==> flow/design.v <==
module life16(
    input clk,
    input load,
    input [255:0] data,
    output reg [255:0] q);
reg [3:0] sum;    
always @(posedge clk) begin
    if (load) begin q <= data; end
    else begin
        for (integer count = 0 ; count < 256 ; count++) begin
        if (count == 0) begin
            sum = q[1] + q[15] + q[16] + q[17] + q[31] + q[240] + q[241] +  q[255]; 
        end else if (count == 15) begin
            sum = q[14] + q[16] + q[0] + q[31] + q[240] + q[254] + q[30]  + q[255];
        end else if (count == 240) begin
            sum = q[0] + q[1] + q[15] + q[239] + q[241] + q[224] + q[225] + q[255];
        end else if (count == 255) begin
            sum = q[0] + q[14] +  q[15] + q[224] + q[238] + q[240] + q[239] + q[254];
        end else if (count > 0 && count < 15) begin
            sum = q[count -1] + q[count +1] + q[count +16] + q[count +15] + q[count +17] + q[count + 240] + q[count +239] + q[count +241];
        end else if (count % 16 == 0) begin 
            sum = q[count -1] + q[count +1] + q[count +15] + q[count +16] + q[count +17] + q[count -15] + q[count -16] + q[count +31];
        end else if (count % 16 == 15)  begin
            sum = q[count -1] + q[count +1] + q[count +15] + q[count -15]  + q[count +16] + q[count -16] + q[count -17]  + q[count -31];
        end else if (count > 240 && count < 255) begin
            sum = q[count -1] + q[count +1] + q[count - 15] + q[count - 16] + q[count - 17] + q[count - 240] + q[count - 241] + q[count - 239];
        end else begin
            sum = q[count -1] + q[count +1] + q[count -15] + q[count -16]  + q[count -17] + q[count +15] + q[count +16] + q[count +17];
        end
        if ((sum == 0 || sum == 1) || (sum >= 4)) begin
         	q[count] <= 0;
    	end else if (sum == 3) begin
         	q[count] <= 1;
    	end
    end
    end
end
endmodule
Lab notebook: life16

* Reports on life16
Tool output for the design above before and after an edit, in the order of the flow. "unedited" refers to lines of the RTL above, "edited" to lines of the edited file. "change": "edited" minus "unedited" as printed here. "relative change": 100 x difference / "unedited". Operators: Yosys type, input widths -> output width; for muxes data width and select width s. Cell names lack the library's common part. Not given: n/a
Set-up: top life16, clock input clk, library sky130hd, timing corner tt_025C_1v80

* Edit of the RTL
Unified diff, file above to edited file. A script made this edit. It changes what the design does and was not meant as an optimisation.
begin of diff
@@ -2,6 +2,8 @@
     input clk,
     input load,
-    input [255:0] data,
+    input [255:0] data_ext,
     output reg [255:0] q);
+reg [255:0] data;
+always @(posedge clk) data <= data_ext;
 reg [3:0] sum;    
 always @(posedge clk) begin
end of diff

* Word-level counts
Yosys after proc, flatten, opt, wreduce and memory -nomap, before mapping. Memory bits, and registers merged into a memory's read port (data or address), are not among the register bits. Print and check cells are not counted. Equal cells are merged and count once.
Word-level totals:
- flip-flop bits (word level) | unedited 256, edited 512, change +256, relative change +100.00%
- input bits | unedited 258, edited 258, change 0, relative change 0.00%
- output and inout port bits | unedited 256, edited 256, change 0, relative change 0.00%
- elaborated cells | unedited 4864, edited 4865, change +1, relative change +0.02%
Cells by class:
- add/subtract/negate cells | unedited 1792, edited 1792, change 0, relative change 0.00%
- magnitude comparators | unedited 256, edited 256, change 0, relative change 0.00%
- eq/ne operators | unedited 512, edited 512, change 0, relative change 0.00%
- mux-type cells | unedited 1024, edited 1024, change 0, relative change 0.00%
- reduce/logical cells | unedited 1024, edited 1024, change 0, relative change 0.00%
Operator kinds equal on both sides are left out: 12.

* Depth
Longest topological path by Yosys (ltp), each cell counted once; first at word level (registers and memories cut), then after technology mapping (sequential cells cut; the memories' decode and read muxes count).
Logic depth:
- depth after elaboration | unedited 13, edited 13, change 0, relative change 0.00%
- ABC_AREA | unedited 0, edited 0
- gate-level depth with buffers | unedited 11, edited 11, change 0, relative change 0.00%
- depth with buffers taken out | unedited 11, edited 11, change 0, relative change 0.00%

* Netlist
Source: synth_stat.txt of the flow (Yosys; design flattened, memories mapped). It holds for the ABC_AREA given above (unset counts as 0); a run with the other value may have another netlist.
Cell types:
- dfxtp_1 | unedited 0, edited 256, change +256
- a21oi_1 | unedited 250, edited 247, change -3, relative change -1.20%
- nor3b_1 | unedited 250, edited 247, change -3, relative change -1.20%
- a22oi_1 | unedited 6, edited 9, change +3, relative change +50.00%
- nor2_1 | unedited 6, edited 9, change +3, relative change +50.00%
Cell types equal on both sides are left out: 11.
Synthesis totals:
- mapped cells | unedited 5687, edited 5943, change +256, relative change +4.50%
- mapped area (mm²) | unedited 0.0566005, edited 0.0617217, change +0.0051212, relative change +9.05%
- area of sequential cells (mm²) | unedited 0.0076874, edited 0.0128123, change +0.0051249, relative change +66.67%
- flip-flop cells | unedited 256, edited 512, change +256, relative change +100.00%
- buffers | unedited 57, edited 57, change 0, relative change 0.00%

* Worst setup path after synthesis
OpenSTA on the mapped netlist: ideal clock, no wires. The path of least setup slack (recovery checks aside). Input and output delay are each 20% of the period. Register names are those of the netlist, which keeps one name where synthesis merged equal registers.
Timing after synthesis:
- kind | unedited register to register, edited register to register
- start point | unedited register q[33], edited register q[208]
- end point | unedited register q[34], edited register q[223]
- period (ns) | unedited 5.0, edited 5.0, change 0.0, relative change 0.00%
- library setup time (ns) | unedited 0.254, edited 0.254, change 0.000
- time at the first pin (ns) | unedited 0.000, edited 0.000, change 0.000
- arrival time (ns) | unedited 3.587, edited 3.579, change -0.008, relative change -0.22%
- required time (ns) | unedited 4.746, edited 4.746, change 0.000, relative change 0.00%
- path slack (ns) | unedited 1.159, edited 1.167, change +0.008
- path delay (ns) | unedited 3.841, edited 3.833, change -0.008, relative change -0.21%
- driving pins on the path | unedited 12, edited 12, change 0, relative change 0.00%
- buffers on the path | unedited 0, edited 0, change 0
- period reached after synthesis (ns) | unedited 3.841, edited 3.833, change -0.008, relative change -0.21%
"path delay" = arrival - input delay + setup time. "driving pins on the path" counts driving pins, that of a launching flip-flop among them; a cell with two outputs on the path counts twice. "period reached after synthesis" = period - worst setup slack (recovery checks aside). The figure is calculated, with input and output delays left at 20% of the set period. The rows between start and end are the longest chain of elaborated cells between them; the timing report does not say that the signal goes this way. Where chains are equally long, one stands for them. Each line given opens the expression or statement behind the cell; cells for indexed reads and writes are added by Yosys, which also makes memories of some case tables. A register here has more assigning lines than the two given. unedited: The path ends at the enable pin of a flip-flop; only ways to that pin are counted.
On the way, after synthesis, unedited: cell sequence edfxtp_1 inv_1 fa_1 fa_1 fa_1 inv_1 ha_1 inv_1 fa_1 nor4b_1 a22oi_1 or3_1, length of the longest elaborated chain 12, elaborated cells between the ends (all ways) 15, RTL lines with such cells 4, classes of those cells 7 x add/sub; 1 x compare; 2 x eq/ne; 1 x mux; 4 x reduce/logical
RTL lines, path after synthesis, unedited:
- from (decl) | RTL line 5 | output reg [255:0] q);
- from (assign) | RTL line 8 | if (load) begin q <= data; end
- from (assign) | RTL line 31 | q[count] <= 0;
- $add 1x1->2 | RTL line 28 | sum = q[count -1] + q[count +1] + q[count -15] + q[count -16]  + q[count -17] + q[count +15] + q[count +16] + ...
- $add 2x1->3 | RTL line 28
- $add 3x1->4 | RTL line 28
- $add 4x1->4 x4 | RTL line 28
- $mux 4 | RTL line 8
- $logic_not 4->1 | RTL line 30 | if ((sum == 0 || sum == 1) || (sum >= 4)) begin
- $logic_or 1x1->1 x2 | RTL line 30
- $reduce_bool 3->1
- to (assign) | RTL line 8
- to (assign) | RTL line 31
- to (decl) | RTL line 5
edited: The path ends at the enable pin of a flip-flop; only ways to that pin are counted.
On the way, after synthesis, edited: cell sequence edfxtp_1 inv_1 fa_1 fa_1 fa_1 inv_1 ha_1 inv_1 fa_1 nor4b_1 a21oi_1 or3_1, length of the longest elaborated chain 10, elaborated cells between the ends (all ways) 13, RTL lines with such cells 4, classes of those cells 5 x add/sub; 1 x compare; 2 x eq/ne; 1 x mux; 4 x reduce/logical
RTL lines, path after synthesis, edited:
- from (decl) | RTL line 5 | output reg [255:0] q);
- from (assign) | RTL line 10 | if (load) begin q <= data; end
- from (assign) | RTL line 33 | q[count] <= 0;
- $add 3x1->4 | RTL line 26 | sum = q[count -1] + q[count +1] + q[count +15] + q[count -15]  + q[count +16] + q[count -16] + q[count -17]  + ...
- $add 4x1->4 x4 | RTL line 26
- $mux 4 | RTL line 10
- $logic_not 4->1 | RTL line 32 | if ((sum == 0 || sum == 1) || (sum >= 4)) begin
- $logic_or 1x1->1 x2 | RTL line 32
- $reduce_bool 3->1
- to (assign) | RTL line 10
- to (assign) | RTL line 33
- to (decl) | RTL line 5

* Path in the finished layout
From the final timing report of each run of set A: the path of least setup slack in the routed layout; clock arrival at registers is part of the times.
Timing post-layout:
- kind | unedited register to register, edited register to register
- start point | unedited register q[8], edited register q[200]
- end point | unedited register q[249], edited register q[201]
- period (ns) | unedited 4.43, edited 4.43, change 0.00, relative change 0.00%
- library setup time (ns) | unedited 0.24, edited 0.24, change 0.00
- time at the first pin (ns) | unedited 0.62, edited 0.70, change +0.08, relative change +12.90%
- arrival time (ns) | unedited 4.51, edited 4.61, change +0.10, relative change +2.22%
- required time (ns) | unedited 4.80, edited 4.88, change +0.08, relative change +1.67%
- path slack (ns) | unedited 0.29, edited 0.27, change -0.02
- driving pins on the path | unedited 12, edited 12, change 0, relative change 0.00%
- buffers on the path | unedited 0, edited 0, change 0
The rows between start and end are the longest chain of elaborated cells between them; the timing report does not say that the signal goes this way. Where chains are equally long, one stands for them. A register here has more assigning lines than the two given. unedited: The path ends at the enable pin of a flip-flop; only ways to that pin are counted.
On the way, post-layout, unedited: cell sequence edfxtp_1 inv_1 fa_1 fa_1 fa_1 inv_1 ha_1 inv_1 fa_1 nor4b_1 a21oi_1 or3_1, length of the longest elaborated chain 7, elaborated cells between the ends (all ways) 10, RTL lines with such cells 4, classes of those cells 2 x add/sub; 1 x compare; 2 x eq/ne; 1 x mux; 4 x reduce/logical
RTL lines, path post-layout, unedited:
- from (decl) | RTL line 5 | output reg [255:0] q);
- from (assign) | RTL line 8 | if (load) begin q <= data; end
- from (assign) | RTL line 31 | q[count] <= 0;
- $add 4x1->4 x2 | RTL line 26 | sum = q[count -1] + q[count +1] + q[count - 15] + q[count - 16] + q[count - 17] + q[count - 240] + q[count - 2 ...
- $mux 4 | RTL line 8
- $logic_not 4->1 | RTL line 30 | if ((sum == 0 || sum == 1) || (sum >= 4)) begin
- $logic_or 1x1->1 x2 | RTL line 30
- $reduce_bool 3->1
- to (assign) | RTL line 8
- to (assign) | RTL line 31
- to (decl) | RTL line 5
edited: The path ends at the enable pin of a flip-flop; only ways to that pin are counted.
On the way, post-layout, edited: cell sequence edfxtp_1 inv_1 fa_1 fa_1 fa_1 inv_1 ha_1 inv_1 fa_1 nor4b_1 a21oi_1 or3_1, length of the longest elaborated chain 12, elaborated cells between the ends (all ways) 15, RTL lines with such cells 4, classes of those cells 7 x add/sub; 1 x compare; 2 x eq/ne; 1 x mux; 4 x reduce/logical
RTL lines, path post-layout, edited:
- from (decl) | RTL line 5 | output reg [255:0] q);
- from (assign) | RTL line 10 | if (load) begin q <= data; end
- from (assign) | RTL line 33 | q[count] <= 0;
- $add 1x1->2 | RTL line 30 | sum = q[count -1] + q[count +1] + q[count -15] + q[count -16]  + q[count -17] + q[count +15] + q[count +16] + ...
- $add 2x1->3 | RTL line 30
- $add 3x1->4 | RTL line 30
- $add 4x1->4 x4 | RTL line 30
- $mux 4 | RTL line 10
- $logic_not 4->1 | RTL line 32 | if ((sum == 0 || sum == 1) || (sum >= 4)) begin
- $logic_or 1x1->1 x2 | RTL line 32
- $reduce_bool 3->1
- to (assign) | RTL line 10
- to (assign) | RTL line 33
- to (decl) | RTL line 5

* Measured runs
Runs of the flow (Yosys, OpenROAD) on both versions; the two runs of a pair have the same settings. The constraints put input and output delay at 20% of the set period each and load the outputs with 0.01 pF.
Flow settings, set A: CORE_UTILIZATION 40, period_ns 4.43, CAP_MARGIN 20, CORE_MARGIN 2, SLEW_MARGIN 20
Measured results, set A:
- cell area after synthesis (mm²) | unedited 0.0566005, edited 0.0617217, change +0.0051212, relative change +9.05%
- overall die area (mm²) | unedited 0.144525, edited 0.157462, change +0.012937, relative change +8.95%
- standard-cell area after layout (mm²) | unedited 0.0671469, edited 0.0736982, change +0.0065513, relative change +9.76%
- final utilization | unedited 0.476, edited 0.48, change +0.004
- smallest setup slack (ns) | unedited 0.285, edited 0.273, change -0.012
- sum of negative setup slack (ns) | unedited 0.000, edited 0.000, change 0.000
- final worst hold slack (ns) | unedited 0.736, edited 0.548, change -0.188
- reached clock period (ns) | unedited 4.145, edited 4.157, change +0.012, relative change +0.29%
Flow settings, set B: CORE_MARGIN 4, CORE_UTILIZATION 56, GPL_ROUTABILITY_DRIVEN 1, PLACE_DENSITY 0.61, SETUP_SLACK_MARGIN -0.44, TNS_END_PERCENT 90, period_ns 4.76, CAP_MARGIN 20, SLEW_MARGIN 20
Measured results, set B:
- cell area after synthesis (mm²) | unedited 0.0566005, edited 0.0617217, change +0.0051212, relative change +9.05%
- overall die area (mm²) | unedited 0.106224, edited 0.115593, change +0.009369, relative change +8.82%
- standard-cell area after layout (mm²) | unedited 0.0655379, edited 0.0721867, change +0.0066488, relative change +10.14%
- final utilization | unedited 0.654, edited 0.661, change +0.007
- smallest setup slack (ns) | unedited 0.525, edited 0.401, change -0.124
- sum of negative setup slack (ns) | unedited 0.000, edited 0.000, change 0.000
- final worst hold slack (ns) | unedited 0.724, edited 0.543, change -0.181
- reached clock period (ns) | unedited 4.235, edited 4.359, change +0.124, relative change +2.93%
"reached clock period" is the run's clock period less its worst setup slack. It is reckoned from that one timing run; input and output delays stay at 20% of the period that was set.
